==> flow/design.v <==
`timescale 1ns / 1ps
module mux(in0, in1, select, out);
    input wire select; 
    input wire [7:0] in0;
    input wire [7:0] in1;
    output reg[7:0] out;
    always @(*)
    begin
        if(select == 0)
        begin
            out <= in0;
        end
        else begin
            out <= in1;
        end
    end
endmodule
`timescale 1ns / 1ps
module mux32bit(in0, in1, select, out);
    input wire select; 
    input wire [31:0] in0;
    input wire [25:0] in1;
    output reg[31:0] out;
    always @(*)
    begin
        if(select == 0)
        begin
            out <= in0;
        end
        else begin
            out <= {{6{1'b0}},in1};
        end
    end
endmodule 
`timescale 1ns / 1ps
module mux64bit(in0, in1, select, out);
    input wire select; 
    input wire [63:0] in0;
    input wire [63:0] in1;
    output reg[63:0] out;
    always @(*)
    begin
        if(select == 0)
        begin
            out <= in0;
        end
        else begin
            out <= in1;
        end
    end
endmodule 
`timescale 1ns / 1ps
module control_unit(
    input [31:0] instruction,
    output reg 	     TypeDetect,  
    output reg       ALUSrc,     
    output reg       MemToReg,   
    output reg       MemToVecReg,  
    output reg       RegWriteEnable,   
    output reg       VecRegWriteEnable,  
    output reg       VecWrite,    
    output reg       MemWrite,   
    output reg       Branch,     
    output reg [5:0] ALUOp,      
    output reg       Jump        
);
wire [5:0] opcode;
assign opcode = instruction [31:26];
reg [15:0]  controlSignal;
always @(*)
begin
    case (opcode)
    6'b000000: controlSignal = 16'b0010010000000000;  
    6'b000001: controlSignal = 16'b0010010000000010;  
    6'b000010: controlSignal = 16'b0010010000000100;  
    6'b000100: controlSignal = 16'b0010010000001000;  
    6'b000101: controlSignal = 16'b0010010000001010;  
    6'b000110: controlSignal = 16'b0010010000001100;  
    6'b001000: controlSignal = 16'b0010010000010000;  
    6'b001001: controlSignal = 16'b0010010000010010;  
    6'b001010: controlSignal = 16'b0010010000010100;  
    6'b001011: controlSignal = 16'b0010010000010110;  
    6'b010000: controlSignal = 16'b0100000000100000;  
    6'b010001: controlSignal = 16'b0100000000100010;  
    6'b010010: controlSignal = 16'b0100000000100100;  
    6'b001101: controlSignal = 16'b0011010000000000;  
    6'b001110: controlSignal = 16'b0011010000001000;  
    6'b001111: controlSignal = 16'b0011010000001100;  
    6'b100011: controlSignal = 16'b0011000010010110;  
    6'b011111: controlSignal = 16'b0011000010010100;  
    6'b101101: controlSignal = 16'b1001000000000000;  
    6'b101110: controlSignal = 16'b0001000100000000;  
    6'b100101: controlSignal = 16'b0001100000000000;  
    6'b100110: controlSignal = 16'b0001001000000000;  
    6'b101000: controlSignal = 16'b0011010000010100;  
    6'b110000: controlSignal = 16'b0000000011100001;  
    6'b101100: controlSignal = 16'b0000001100000000;  
    6'b101111: controlSignal = 16'b1000100000000000;  
    default:   controlSignal = 16'b0000000000000000;  
    endcase
end
always @(*)
    begin
	MemToVecReg = controlSignal[15];
	VecRegWriteEnable = controlSignal[14];
	TypeDetect = controlSignal[13];
        ALUSrc   = controlSignal[12];
        MemToReg = controlSignal[11];
        RegWriteEnable = controlSignal[10];
        MemWrite = controlSignal[9];
        VecWrite  = controlSignal[8];
        Branch   = controlSignal[7];
        ALUOp    = controlSignal[6:1];
        Jump     = controlSignal[0];
    end
endmodule
`timescale 1ns / 1ps
module ProgramCounter(
    input clk,
    input reset,
    input zero,
    input branch,
    input jump,
    input [31:0] regAddress,
    output reg [31:0] pc 
);
    wire [31:0] pcPlus4;
    wire [1:0] pcControl;
    assign pcPlus4 = pc + 4;
    assign pcControl = (jump | (branch==1 & zero == 1)) ? 2'b01 : 2'b00;
    always @(posedge clk)
    begin
        if(reset == 1)
            pc <= 32'h00000000;
        else
        begin
            case(pcControl)
                2'b01: pc <= regAddress;                                                     
                default: pc <= pcPlus4;                                                      
            endcase
        end
    end
endmodule
`timescale 1ns / 1ps
module Register_File(
        clk,
        read_addr1,
        read_addr2,
        read_data1,
        read_data2,
        write_addr,
        write_data,
        write_enable
    );
input wire clk;
input wire [4:0]  read_addr1;
input wire [4:0]  read_addr2;
input wire [4:0]  write_addr;
input wire [7:0] write_data;
input wire        write_enable;
output reg [7:0] read_data1;
output reg [7:0] read_data2;
    reg [7:0] Register_File [30:0];  
always @(*)
    begin
    read_data1 = 8'b00000000;
    read_data2 = 8'b00000000;
    if (read_addr1 != 5'b11111) begin
        read_data1 = Register_File[read_addr1];
    end 
    if (read_addr2 != 5'b11111) begin
        read_data2 = Register_File[read_addr2]; 
    end
    end
always @(posedge(clk))
    begin
    if (write_enable) begin
        if (write_addr != 5'b11111) begin
            Register_File[write_addr] <= write_data;   
        end
    end
   end
endmodule
`timescale 1ns / 1ps
module VectorRegisterFile(
        clk,
        read_data1,
        read_data2,
	read_addr1,
	read_addr2,
        write_data,
	write_addr,
        write_enable
    );
input wire clk;
input wire [63:0] write_data;
input wire        write_enable;
input wire [4:0] write_addr;
input wire [4:0] read_addr1;
input wire [4:0] read_addr2;
output reg [63:0] read_data1;
output reg [63:0] read_data2;
reg [63:0] Register_File [2:0];  
always @(*)
    begin
     read_data1 = {64{1'b0}};
     read_data2 = {64{1'b0}};
     if (read_addr1 < 5'd3) begin
	    read_data1 = Register_File[read_addr1[1:0]];
    	end	
     if (read_addr2 < 5'd3) begin
    	read_data2 = Register_File[read_addr2[1:0]];	
    	end
end
always @(posedge(clk))
    begin
        if (write_enable) begin
    	    if (write_addr < 5'd3) begin
    	        Register_File[write_addr[1:0]] <= write_data;  
    	    end 
        end
    end
endmodule
`timescale 1ns / 1ps
module ALU(clk,a, b, alufn, enable, otp, zero, overflow);
    input wire clk;
    input wire [7:0] a;
    input wire [7:0] b;
    input wire [5:0] alufn;  
    input wire 	     enable;
    output reg [7:0] otp;
    output reg zero;  
    output reg overflow;
    always @(*)
    begin
	otp = {8{1'b0}};
	zero = 1'b0;
	overflow = 1'b0;
	if(enable) begin
        casex(alufn)
            6'b0000xx: begin
        if(alufn[1:0] == 2'b00)
            begin  
                otp = a + b;
                zero = (otp==0)?1:0;
                if ((a >= 0 && b >= 0 && otp < 0) || (a < 0 && b < 0 && otp >= 0))
                    overflow = 1;
                else
                    overflow = 0;
            end
        else if(alufn[1:0] == 2'b01)  
            begin
                otp = a-b;
                zero = (otp==0)?1:0;
                if ((a >= 0 && b < 0 && otp < 0) || (a < 0 && b >= 0 && otp > 0))
                    overflow = 1;
                else
                    overflow = 0;
            end
        else if (alufn[1:0] == 2'b10)  
            begin
                otp = a*b;
                zero = (otp==0)?1:0;
                overflow = 0;
            end
    end
            6'b0001xx: begin
        case (alufn[1:0])
        2'b00:  
            begin
                otp = a & b;
                overflow = 0;
                zero = (otp==0)?1:0;
            end
        2'b01:  
            begin
                otp = a | b;
                overflow = 0;
                zero = (otp==0)?1:0;
            end
        2'b10:   
                begin
                    otp = a ^ b;
                    overflow = 0;
                    zero = (otp==0)?1:0;
                end
        endcase
    end
            6'b0010xx: begin
        case(alufn[1:0])
        2'b00:  
            begin
                otp = a<<b;
                zero = (otp == 0)?1:0;
                overflow = 0;
            end
        2'b01:  
            begin
                otp = a>>b;
                zero = (otp == 0)?1:0;
                overflow = 0;
            end
        2'b10:  
            begin
                otp = (a<b)? 1:0;
                zero = (otp == 0 && a!=b)?1:0;
                overflow = 0;
            end
	2'b11:  
	    begin
		otp = (a==b)?1:0;
		zero = (otp==0)?1:0;
		overflow = 0;
	    end
        endcase
    end
            default:
            begin 
                otp = {8{1'b0}};
            end
        endcase
    end
    else begin
	otp = {8{1'b0}};
	end
end
endmodule
module VPU(
    input wire clk,
    input wire [63:0] a,
    input wire [63:0] b,
    input wire 	      enable,
    input wire [5:0] opCode,  
    output reg [63:0] out);
    reg [31:0] temp;
    always @(*) begin
	out = {64{1'b0}};
	temp = {32{1'b0}};
	if (enable) begin
	case(opCode)
	6'b010000: begin
	out[7:0] = a[7:0] + b[7:0];
	out[15:8] = a[15:8] + b[15:8];
	out[23:16] = a[23:16] + b[23:16];
	out[31:24] = a[31:24] + b[31:24];
	out[39:32] = a[39:32] + b[39:32];
	out[47:40] = a[47:40] + b[47:40];
	out[55:48] = a[55:48] + b[55:48];
	out[63:56] = a[63:56] + b[63:56];
	end
	6'b010001: begin
	out[7:0] = a[7:0] - b[7:0];
	out[15:8] = a[15:8] - b[15:8];
	out[23:16] = a[23:16] - b[23:16];
	out[31:24] = a[31:24] - b[31:24];
	out[39:32] = a[39:32] - b[39:32];
	out[47:40] = a[47:40] - b[47:40];
	out[55:48] = a[55:48] - b[55:48];
	out[63:56] = a[63:56] - b[63:56];
	end
	6'b010010: begin
	temp[15:0] = a[7:0]*b[7:0];
	temp[31:16] = temp[15:0];
	temp[15:0] = a[15:8]*b[15:8];
	temp[31:16] = temp[31:16] + temp[15:0];
	temp[15:0] = a[23:16]*b[23:16];
	temp[31:16] = temp[31:16] + temp[15:0];
	temp[15:0] = a[31:24]*b[31:24];
	temp[31:16] = temp[31:16] + temp[15:0];
	temp[15:0] = a[39:32]*b[39:32];
	temp[31:16] = temp[31:16] + temp[15:0];
	temp[15:0] = a[47:40]*b[47:40];
	temp[31:16] = temp[31:16] + temp[15:0];
	temp[15:0] = a[55:48]*b[55:48];
	temp[31:16] = temp[31:16] + temp[15:0];
	temp[15:0] = a[63:56]*b[63:56];
	temp[31:16] = temp[31:16] + temp[15:0];
	out[7:0] = temp[23:16];
	end
endcase
end
else begin
out = {64{1'b0}};
end
end
endmodule
`timescale 1ns / 1ps
module CPU( input clk,
	input rst,
	input wire [31:0] inst,
	input wire [63:0]	main_memory_input_data_path,
	output reg[63:0] main_memory_output_data_path,
	output wire[31:0] pc_inst_addr,
	output wire		Vector_Write_Access, 
	output wire		Memory_Write_Access,
	output wire		Load_Vector_Flag,
	output wire 		Load_Word_Flag,
	output wire[11:0]	Main_Memory_Address
	);
	wire[31:0]	instruction;
    	wire[31:0]	reg_data1;
	reg[31:0]	temp_reg_data1;
	wire[5:0]		Opcode;
	wire		Branch_Control;
	wire		Jump_Control;
	wire		Word_Reg_Write_Enable;
	wire		Vect_Reg_Write_Enable;
	wire		Vector_vs_Word;
	wire		Reg_Imm_Flag;
	wire[4:0]	destination_reg;
	wire[4:0] 	source_reg1;
	wire[4:0] 	source_reg2;
	wire[7:0] 	operand1;
	wire[7:0]	temp_operand2;
	wire[7:0] 	operand2;
	wire[7:0] 	alu_output_word;
	wire[7:0]	data_to_wordreg;
	wire[63:0] 	vect_operand1;
	wire[63:0]	vect_operand2;
	wire[63:0]	vpu_vec_output;
	wire[63:0]	data_to_vec_reg;
	wire 		zero;
	wire		overflow;
	wire[63:0] 	vector_output_memory;
	wire[7:0]	word_output_memory;
	wire[63:0]	vector_input_memory;
	wire[7:0]	word_input_memory;
	wire		Reg_Address_Read;
ProgramCounter prc(.clk(clk),
	.reset(rst),
	.zero(zero),
	.branch(Branch_Control),
	.jump(Jump_Control),
	.regAddress(reg_data1),
	.pc(pc_inst_addr)
);
assign instruction = inst;
control_unit control_signal(.instruction(instruction),
	.ALUOp(Opcode),
	.VecWrite(Vector_Write_Access),
	.MemWrite(Memory_Write_Access),
	.Branch(Branch_Control),
	.Jump(Jump_Control),
	.RegWriteEnable(Word_Reg_Write_Enable),
	.VecRegWriteEnable(Vect_Reg_Write_Enable),
	.MemToVecReg(Load_Vector_Flag),
	.MemToReg(Load_Word_Flag),
	.TypeDetect(Vector_vs_Word),
	.ALUSrc(Reg_Imm_Flag)
);
mux32bit RegAddselect(.select(Jump_Control),
	.in0(temp_reg_data1),
	.in1(instruction[25:0]),
	.out(reg_data1)
);
assign destination_reg = instruction[25:21];
assign source_reg1 = instruction[20:16];
assign source_reg2 = instruction[15:11];
assign word_output_memory = main_memory_input_data_path[7:0];
assign vector_output_memory = main_memory_input_data_path;
assign Reg_Address_Read = Load_Word_Flag & Load_Vector_Flag;
mux DataToReg(.select(Load_Word_Flag),
	.in0(alu_output_word),
	.in1(word_output_memory),
	.out(data_to_wordreg)
);
mux64bit VectToReg(.select(Load_Vector_Flag),
	.in0(vpu_vec_output),
	.in1(vector_output_memory),
	.out(data_to_vec_reg)
);
Register_File reg_value_retrival_And_Update(.clk(clk),
		.read_addr1(source_reg1),
		.read_addr2(source_reg2),
		.read_data1(operand1),
		.read_data2(temp_operand2),
		.write_addr(destination_reg),
		.write_data(data_to_wordreg),
		.write_enable(((Word_Reg_Write_Enable & !Vect_Reg_Write_Enable) | Load_Word_Flag) & !Reg_Address_Read)
);
mux decision_between_immediate_reg(.select(Reg_Imm_Flag),
	.in0(temp_operand2),
	.in1(instruction[15:8]),
	.out(operand2)
);
VectorRegisterFile vect_value_retrival_And_Update(.clk(clk),
		.read_addr1(source_reg1),
		.read_addr2(source_reg2),
		.read_data1(vect_operand1),
		.read_data2(vect_operand2),
		.write_addr(destination_reg),
		.write_data(data_to_vec_reg),
		.write_enable(((Vect_Reg_Write_Enable & !Word_Reg_Write_Enable) | Load_Vector_Flag) & !Reg_Address_Read)
);
ALU alu(.clk(clk),
	.a(operand1), 
	.b(operand2), 	
	.alufn(Opcode), 
	.enable(Vector_vs_Word), 
	.otp(alu_output_word), 
	.zero(zero), 
	.overflow(overflow)
);
VPU vpu(.clk(clk),
	.a(vect_operand1),
	.b(vect_operand2),
	.enable((!Vector_vs_Word) & (Vect_Reg_Write_Enable)),
	.opCode(Opcode),
	.out(vpu_vec_output)
);
assign vector_input_memory = vect_operand1;
assign word_input_memory = operand1;
always @(posedge clk) begin
	if (Load_Word_Flag & !Memory_Write_Access & Load_Vector_Flag & !Vector_Write_Access) begin
		temp_reg_data1 <= main_memory_input_data_path[31:0];
	end
end
always @(*) 
    begin
    main_memory_output_data_path = {64{1'b0}};
    if(!Load_Word_Flag & Memory_Write_Access & !Load_Vector_Flag & !Vector_Write_Access) begin
	main_memory_output_data_path[63:8] = 56'h00000000000000;
        main_memory_output_data_path[7:0] = word_input_memory;
    end 
    else if (!Load_Word_Flag & !Memory_Write_Access & !Load_Vector_Flag & Vector_Write_Access) begin
	main_memory_output_data_path = vector_input_memory;
    end
    else if ((!Load_Word_Flag & Memory_Write_Access & !Load_Vector_Flag & Vector_Write_Access)) begin
	main_memory_output_data_path[63:32] = 32'h00000000;
	main_memory_output_data_path[31:0] = pc_inst_addr;
	end
end
assign Main_Memory_Address = instruction[11:0];
endmodule
# Step by step through the tools: CPU
# Each step is given for the RTL above and for the edited RTL.
# Lines under "orig" count in the file above, lines under "edited" in the edited file.
# "delta" is "edited" less "orig", of the values as shown.
# Cell names lack the library's common part.
# A cell with - has no value.
[design] top="CPU" clock_port="clk" library="sky130hd" corner="tt_025C_1v80"

# Edit of the RTL
# The edit as a unified diff against the file above.
# A script made this edit. It changes what the design does and was not meant as an optimisation.
# begin of diff
@@ -175,5 +175,5 @@
 always @(posedge(clk))
     begin
-    if (write_enable) begin
+    begin
         if (write_addr != 5'b11111) begin
             Register_File[write_addr] <= write_data;   
# end of diff

# Word-level counts
# Source: Yosys, flattened and elaborated, memories not mapped. Widths are those after wreduce; folded enables and synchronous resets count as part of the registers. Registers that Yosys merges into a memory's read port (data or address) are not register bits. Print and check cells do not count. Equal cells are merged and count once.
# Memory sizes are those after Yosys's memory passes, which may raise the word count (mostly to a power of two), join words into wider ones and drop unused or constant bits.
[op_classes] element="add_sub_neg" orig=26 edited=26 delta=0
[op_classes] element="mul" orig=9 edited=9 delta=0
[op_classes] element="div_mod_pow" orig=0 edited=0 delta=0
[op_classes] element="compare" orig=4 edited=4 delta=0
[op_classes] element="n_eq" orig=14 edited=14 delta=0
[op_classes] element="n_shift" orig=2 edited=2 delta=0
[op_classes] element="muxes" orig=61 edited=58 delta=-3
[op_classes] element="bitwise" orig=23 edited=20 delta=-3
[op_classes] element="n_reduce_logical" orig=21 edited=20 delta=-1
[op_table] op="1-bit AND" orig=17 edited=15 delta=-2
[op_table] op="1-bit 2-to-1 mux" orig=21 edited=20 delta=-1
[op_table] op="8-bit 2-to-1 mux" orig=11 edited=10 delta=-1
[op_table] op="1-bit logical NOT" orig=8 edited=7 delta=-1
[op_table] op="1-bit OR" orig=3 edited=2 delta=-1
[op_table] op="5-bit 2-to-1 mux" orig=2 edited=1 delta=-1
[op_table] op="8-bit adder" orig=16 edited=16 delta=0
[op_table] op="8-bit logical NOT" orig=10 edited=10 delta=0
[op_table] op="8-bit by 8-bit multiplier with 8-bit output" orig=9 edited=9 delta=0
[op_table] op="8-bit subtractor" orig=9 edited=9 delta=0
[op_table] op="64-bit 2-to-1 mux" orig=7 edited=7 delta=0
[op_table] op="8-bit case mux with 2-bit select" orig=7 edited=7 delta=0
[op_table] op="6-bit by 5-bit equality test with 1-bit output with constant B" orig=3 edited=3 delta=0
[op_table] op="5-bit by 2-bit < comparator with 1-bit output with constant B" orig=3 edited=3 delta=0
[op_table] op="32-bit 2-to-1 mux" orig=3 edited=3 delta=0
[op_table] op="5-bit != test with constant B" orig=3 edited=3 delta=0
[op_table] op="8-bit case mux with 3-bit select" orig=3 edited=3 delta=0
[op_table] op="2-bit by 1-bit equality test with 1-bit output with constant B" orig=2 edited=2 delta=0
[op_table] op="2-bit equality test with constant B" orig=2 edited=2 delta=0
[op_table] op="2-bit 2-to-1 mux" orig=2 edited=2 delta=0
[op_table] op="1-bit case mux with 3-bit select" orig=2 edited=2 delta=0
[op_table] op="32-bit by 3-bit adder with 32-bit output with constant B" orig=1 edited=1 delta=0
[op_table] op="8-bit AND" orig=1 edited=1 delta=0
[op_table] op="4-bit by 1-bit equality test with 1-bit output with constant B" orig=1 edited=1 delta=0
[op_table] op="4-bit by 2-bit equality test with 1-bit output with constant B" orig=1 edited=1 delta=0
[op_table] op="8-bit equality test" orig=1 edited=1 delta=0
[op_table] op="1-bit logical AND" orig=1 edited=1 delta=0
[op_table] op="2-bit logical NOT" orig=1 edited=1 delta=0
# Not every row of either side is listed.
[bits] element="reg_bits" orig=64 edited=64 delta=0
[bits] element="latchBits" orig=0 edited=0 delta=0
[bits] element="ram_bits" orig=440 edited=440 delta=0
[bits] element="rom_bits" orig=1024 edited=1024 delta=0
[bits] element="clocked_rd_ports_x_width" orig=0 edited=0 delta=0
[bits] element="memories" orig=3 edited=3 delta=0
[bits] element="inputBits" orig=98 edited=98 delta=0
[bits] element="out_inout_bits" orig=112 edited=112 delta=0
[bits] element="wordCells" orig=165 edited=158 delta=-7
[memory_table] element="mem_shapes" orig="64 x 16 bit 1R0W; reg_value_retrival_And_Update.Register_File 31 x 8 bit 2R1W; vect_value_retrival_And_Update.Register_File 3 x 64 bit 2R1W" edited="64 x 16 bit 1R0W; reg_value_retrival_And_Update.Register_File 31 x 8 bit 2R1W; vect_value_retrival_And_Update.Register_File 3 x 64 bit 2R1W"

# Logic depth
# Yosys ltp: most cells in a row. Word level: on the elaborated netlist, between registers, memories and ports. Mapped: between sequential cells and ports; inverters and the memories' decode and read muxes count.
[logic_depth] element="depth_word" orig=16 edited=16 delta=0
[logic_depth] element="ABC_AREA" orig="0" edited="0"
[logic_depth] element="depth_mapped" orig=40 edited=37 delta=-3
[logic_depth] element="mapped_depth_nobuf" orig=34 edited=33 delta=-1

# Synthesis result
# Source: synth_stat.txt of the flow (Yosys; design flattened, memories mapped). It holds for the ABC_AREA given above (unset counts as 0); a run with the other value may have another netlist.
[synth_totals] element="stdcells" orig=3655 edited=3711 delta=56
[synth_totals] element="mapped_area_um2" orig=39515.4 edited=39748.1 delta=232.7
[synth_totals] element="seqArea_um2" orig=14814.2 edited=14814.2 delta=0.0
[synth_totals] element="ff_cells" orig=504 edited=504 delta=0
[synth_totals] element="buffers" orig=192 edited=203 delta=11
[by_type] cell_type="nand2b_1" orig=92 edited=173 delta=81
[by_type] cell_type="nand2_1" orig=338 edited=260 delta=-78
[by_type] cell_type="mux2_2" orig=68 edited=127 delta=59
[by_type] cell_type="mux2i_1" orig=126 edited=85 delta=-41
[by_type] cell_type="buf_2" orig=42 edited=70 delta=28
[by_type] cell_type="nor2_1" orig=375 edited=396 delta=21
[by_type] cell_type="xor2_1" orig=92 edited=71 delta=-21
[by_type] cell_type="xnor2_1" orig=184 edited=201 delta=17
[by_type] cell_type="buf_6" orig=20 edited=5 delta=-15
[by_type] cell_type="a21oi_1" orig=89 edited=103 delta=14
[by_type] cell_type="or2_2" orig=15 edited=29 delta=14
[by_type] cell_type="mux4_1" orig=14 edited=0 delta=-14
[by_type] cell_type="o211a_1" orig=11 edited=22 delta=11
[by_type] cell_type="clkbuf_1" orig=79 edited=89 delta=10
[by_type] cell_type="a211oi_1" orig=16 edited=26 delta=10
[by_type] cell_type="buf_4" orig=37 edited=28 delta=-9
[by_type] cell_type="a31oi_1" orig=20 edited=12 delta=-8
[by_type] cell_type="o22ai_1" orig=18 edited=11 delta=-7
# Not every row of either side is listed.
# The figures by module come from a second, unflattened synthesis with its own total; it is not the netlist above.
[unflattened] element="cells_unflattened" orig=3847 edited=3950 delta=103
[unflattened] element="hier_area_um2" orig=42246.8 edited=42673.4 delta=426.6
# Rows give one instance, submodules left out.
[by_module_orig] module="Register_File" n_inst=1 cells=655 area_um2=11775.0 seq_area_um2=7447.1
[by_module_orig] module="VPU" n_inst=1 cells=1453 area_um2=11775.0 seq_area_um2=0.0
[by_module_orig] module="VectorRegisterFile" n_inst=1 cells=726 area_um2=9848.2 seq_area_um2=5765.5
[by_module_orig] module="ALU" n_inst=1 cells=447 area_um2=3024.2 seq_area_um2=0.0
[by_module_orig] module="ProgramCounter" n_inst=1 cells=228 area_um2=1779.2 seq_area_um2=640.6
[by_module_orig] module="CPU" n_inst=1 cells=146 area_um2=1773.0 seq_area_um2=960.9
[by_module_orig] module="mux64bit" n_inst=1 cells=71 area_um2=1077.3 seq_area_um2=0.0
[by_module_orig] module="mux32bit" n_inst=1 cells=36 area_um2=483.0 seq_area_um2=0.0
[by_module_orig] module="control_unit" n_inst=1 cells=67 area_um2=449.2 seq_area_um2=0.0
[by_module_orig] module="mux" n_inst=2 cells=9 area_um2=131.4 seq_area_um2=0.0
[by_module_edited] module="Register_File" n_inst=1 cells=765 area_um2=12082.8 seq_area_um2=7447.1
[by_module_edited] module="VPU" n_inst=1 cells=1453 area_um2=11775.0 seq_area_um2=0.0
[by_module_edited] module="VectorRegisterFile" n_inst=1 cells=726 area_um2=9848.2 seq_area_um2=5765.5
[by_module_edited] module="ALU" n_inst=1 cells=440 area_um2=3113.0 seq_area_um2=0.0
[by_module_edited] module="ProgramCounter" n_inst=1 cells=228 area_um2=1779.2 seq_area_um2=640.6
[by_module_edited] module="CPU" n_inst=1 cells=146 area_um2=1773.0 seq_area_um2=960.9
[by_module_edited] module="mux64bit" n_inst=1 cells=71 area_um2=1077.3 seq_area_um2=0.0
[by_module_edited] module="mux32bit" n_inst=1 cells=36 area_um2=483.0 seq_area_um2=0.0
[by_module_edited] module="control_unit" n_inst=1 cells=67 area_um2=479.2 seq_area_um2=0.0
[by_module_edited] module="mux" n_inst=2 cells=9 area_um2=131.4 seq_area_um2=0.0

# Timing after synthesis
# OpenSTA on the mapped netlist: ideal clock, no wires. The path of least setup slack (recovery checks aside). Input and output delay are each 20% of the period. Register names are those of the netlist, which keeps one name where synthesis merged equal registers.
[synth_timing] element="path_kind" orig="input -> register" edited="input -> register"
[synth_timing] element="start" orig="in inst[16]" edited="in inst[16]"
[synth_timing] element="end" orig="mem vect_value_retrival_And_Update.Register_File[0][7]" edited="mem vect_value_retrival_And_Update.Register_File[0][7]"
[synth_timing] element="period_ns" orig=12.0 edited=12.0 delta=0.0
[synth_timing] element="in_delay_ns" orig=2.400 edited=2.400 delta=0.000
[synth_timing] element="setup_ns" orig=0.270 edited=0.260 delta=-0.010
[synth_timing] element="launch_ns" orig=2.400 edited=2.400 delta=0.000
[synth_timing] element="arrival_ns" orig=10.509 edited=10.724 delta=0.215
[synth_timing] element="t_required_ns" orig=11.730 edited=11.740 delta=0.010
[synth_timing] element="slack_ns" orig=1.221 edited=1.016 delta=-0.205
[synth_timing] element="delay_ns" orig=8.379 edited=8.584 delta=0.205
[synth_timing] element="stages" orig=36 edited=34 delta=-2
[synth_timing] element="n_path_buf" orig=6 edited=5 delta=-1
[synth_timing] element="period_less_setup_slack_ns" orig=10.779 edited=10.984 delta=0.205
# "delay_ns" is the arrival time less input delay plus setup time.
# "stages": output pins that drive a net of the path, with the launching flip-flop's if there is one; two outputs of one cell count as two.
# "period_less_setup_slack_ns" = period - worst setup slack (recovery checks aside). The figure is calculated, with input and output delays left at 20% of the set period.
[synth_between_orig] path_cell_list="buf_6 -> buf_6 -> buf_6 -> buf_4 -> buf_4 -> buf_6 -> a211oi_1 -> or3_1 -> inv_1 -> nand2b_1 -> fa_1 -> inv_1 -> fa_1 -> ha_1 -> fa_1 -> inv_1 -> fa_1 -> inv_1 -> fa_1 -> fa_1 -> fa_1 -> fa_1 -> inv_1 -> fa_1 -> inv_1 -> ha_1 -> o21ai_0 -> nand2b_1 -> a21o_1 -> a21oi_1 -> xnor2_1 -> xnor2_1 -> xnor2_1 -> xnor2_1 -> xnor2_1 -> o21ai_1"
[synth_lines_orig] element="start: declaration" line=390 rtl="input wire [31:0] inst,"
[synth_lines_orig] element="end: declaration" line=203 rtl="reg [63:0] Register_File [2:0];"
# orig: No chain of elaborated cells between the ends is given.
[synth_between_edited] path_cell_list="buf_2 -> buf_2 -> buf_2 -> buf_4 -> buf_2 -> mux2i_1 -> o21ai_0 -> nand2_1 -> or2_2 -> fa_1 -> fa_1 -> fa_1 -> inv_1 -> ha_1 -> inv_1 -> fa_1 -> inv_1 -> fa_1 -> fa_1 -> fa_1 -> fa_1 -> inv_1 -> fa_1 -> inv_1 -> ha_1 -> o21ai_0 -> nand2b_1 -> a21o_1 -> a21oi_1 -> xnor2_1 -> xnor2_1 -> xnor2_1 -> xnor3_1 -> a21o_1"
[synth_lines_edited] element="start: declaration" line=390 rtl="input wire [31:0] inst,"
[synth_lines_edited] element="end: declaration" line=203 rtl="reg [63:0] Register_File [2:0];"
# edited: No chain of elaborated cells between the ends is given.

# Path in the finished layout
# From the final timing report of the runs of pair 1: the path of least setup slack in the routed layout; clock arrival at registers is part of the times.
[layout_timing] element="path_kind" orig="input -> register" edited="input -> register"
[layout_timing] element="start" orig="in inst[20]" edited="in inst[13]"
[layout_timing] element="end" orig="mem vect_value_retrival_And_Update.Register_File[2][7]" edited="mem vect_value_retrival_And_Update.Register_File[1][7]"
[layout_timing] element="period_ns" orig=12.0 edited=12.0 delta=0.0
[layout_timing] element="in_delay_ns" orig=2.40 edited=2.40 delta=0.00
[layout_timing] element="setup_ns" orig=0.26 edited=0.25 delta=-0.01
[layout_timing] element="launch_ns" orig=2.40 edited=2.40 delta=0.00
[layout_timing] element="arrival_ns" orig=11.30 edited=11.23 delta=-0.07
[layout_timing] element="t_required_ns" orig=12.41 edited=12.38 delta=-0.03
[layout_timing] element="slack_ns" orig=1.11 edited=1.15 delta=0.04
[layout_timing] element="stages" orig=30 edited=30 delta=0
[layout_timing] element="n_path_buf" orig=3 edited=2 delta=-1
[layout_between_orig] path_cell_list="clkdlybuf4s50_1 -> buf_4 -> a2111oi_4 -> buf_12 -> and2_0 -> inv_1 -> nor2_1 -> fa_1 -> inv_1 -> fa_1 -> fa_1 -> inv_1 -> fa_1 -> fa_1 -> fa_1 -> fa_1 -> fa_1 -> fa_1 -> inv_1 -> fa_1 -> inv_1 -> ha_1 -> a21o_1 -> a21oi_1 -> xnor2_1 -> xnor2_1 -> xnor2_1 -> xnor2_1 -> xnor2_1 -> o21ai_1"
[layout_lines_orig] element="start: declaration" line=390 rtl="input wire [31:0] inst,"
[layout_lines_orig] element="end: declaration" line=203 rtl="reg [63:0] Register_File [2:0];"
# orig: No chain of elaborated cells between the ends is given.
[layout_between_edited] path_cell_list="clkdlybuf4s50_1 -> a2111oi_4 -> buf_12 -> o211ai_1 -> nand2b_1 -> fa_1 -> inv_1 -> ha_1 -> inv_1 -> fa_1 -> fa_1 -> inv_1 -> fa_1 -> fa_1 -> fa_1 -> fa_1 -> fa_1 -> inv_1 -> fa_1 -> inv_1 -> ha_1 -> o21ai_0 -> nand2b_1 -> a21o_1 -> a21oi_1 -> xnor2_1 -> xnor2_1 -> xnor2_1 -> xnor3_1 -> a21o_1"
[layout_lines_edited] element="start: declaration" line=390 rtl="input wire [31:0] inst,"
[layout_lines_edited] element="end: declaration" line=203 rtl="reg [63:0] Register_File [2:0];"
# edited: No chain of elaborated cells between the ends is given.

# Measured runs
# Both versions went through the flow (Yosys, OpenROAD) with the same settings in each pair. Constraints: input delay and output delay 20% of the set period each, output load 0.01 pF.
[flow_settings_pair_1] CORE_UTILIZATION=40 period_ns=12.0 CAP_MARGIN=20 CORE_MARGIN=2 SLEW_MARGIN=20
[results_pair_1] element="synthesis_area_um2" orig=39515.4 edited=39748.1 delta=232.7
[results_pair_1] element="die_area_um2" orig=101318.0 edited=101908.0 delta=590.0
[results_pair_1] element="finish.stdcell_area_um2" orig=45128.3 edited=45756.4 delta=628.1
[results_pair_1] element="final_setup_ws_ns" orig=1.114 edited=1.152 delta=0.038
[results_pair_1] element="setup_tns_ns" orig=0.000 edited=0.000 delta=0.000
[results_pair_1] element="worst_hold_slack_ns" orig=0.499 edited=0.571 delta=0.072
[results_pair_1] element="design_power_w" orig=0.004722 edited=0.00488 delta=0.000158
[results_pair_1] element="period_less_ws_ns" orig=10.886 edited=10.848 delta=-0.038
[flow_settings_pair_2] CELL_PAD_IN_SITES_GLOBAL_PLACEMENT=2 CORE_ASPECT_RATIO=1.7 CORE_MARGIN=9 CORE_UTILIZATION=33 CTS_CLUSTER_SIZE=40 GPL_ROUTABILITY_DRIVEN=0 PLACE_DENSITY=0.43 SETUP_SLACK_MARGIN=1.68 period_ns=7.28 CAP_MARGIN=20 SLEW_MARGIN=20
[results_pair_2] element="synthesis_area_um2" orig=39515.4 edited=39748.1 delta=232.7
[results_pair_2] element="die_area_um2" orig=132966.0 edited=133708.0 delta=742.0
[results_pair_2] element="finish.stdcell_area_um2" orig=52230.1 edited=52293.9 delta=63.8
[results_pair_2] element="final_setup_ws_ns" orig=-2.249 edited=-2.197 delta=0.052
[results_pair_2] element="setup_tns_ns" orig=-40.701 edited=-23.995 delta=16.706
[results_pair_2] element="worst_hold_slack_ns" orig=0.523 edited=0.578 delta=0.055
[results_pair_2] element="design_power_w" orig=0.008397 edited=0.008868 delta=0.000471
[results_pair_2] element="period_less_ws_ns" orig=9.529 edited=9.477 delta=-0.052
# "period_less_ws_ns" = clock period - worst setup slack. The figure is calculated, with input and output delays left at 20% of the set period.
# "design_power_w" rests on the timing tool's default activity at the inputs, not on a simulated workload.
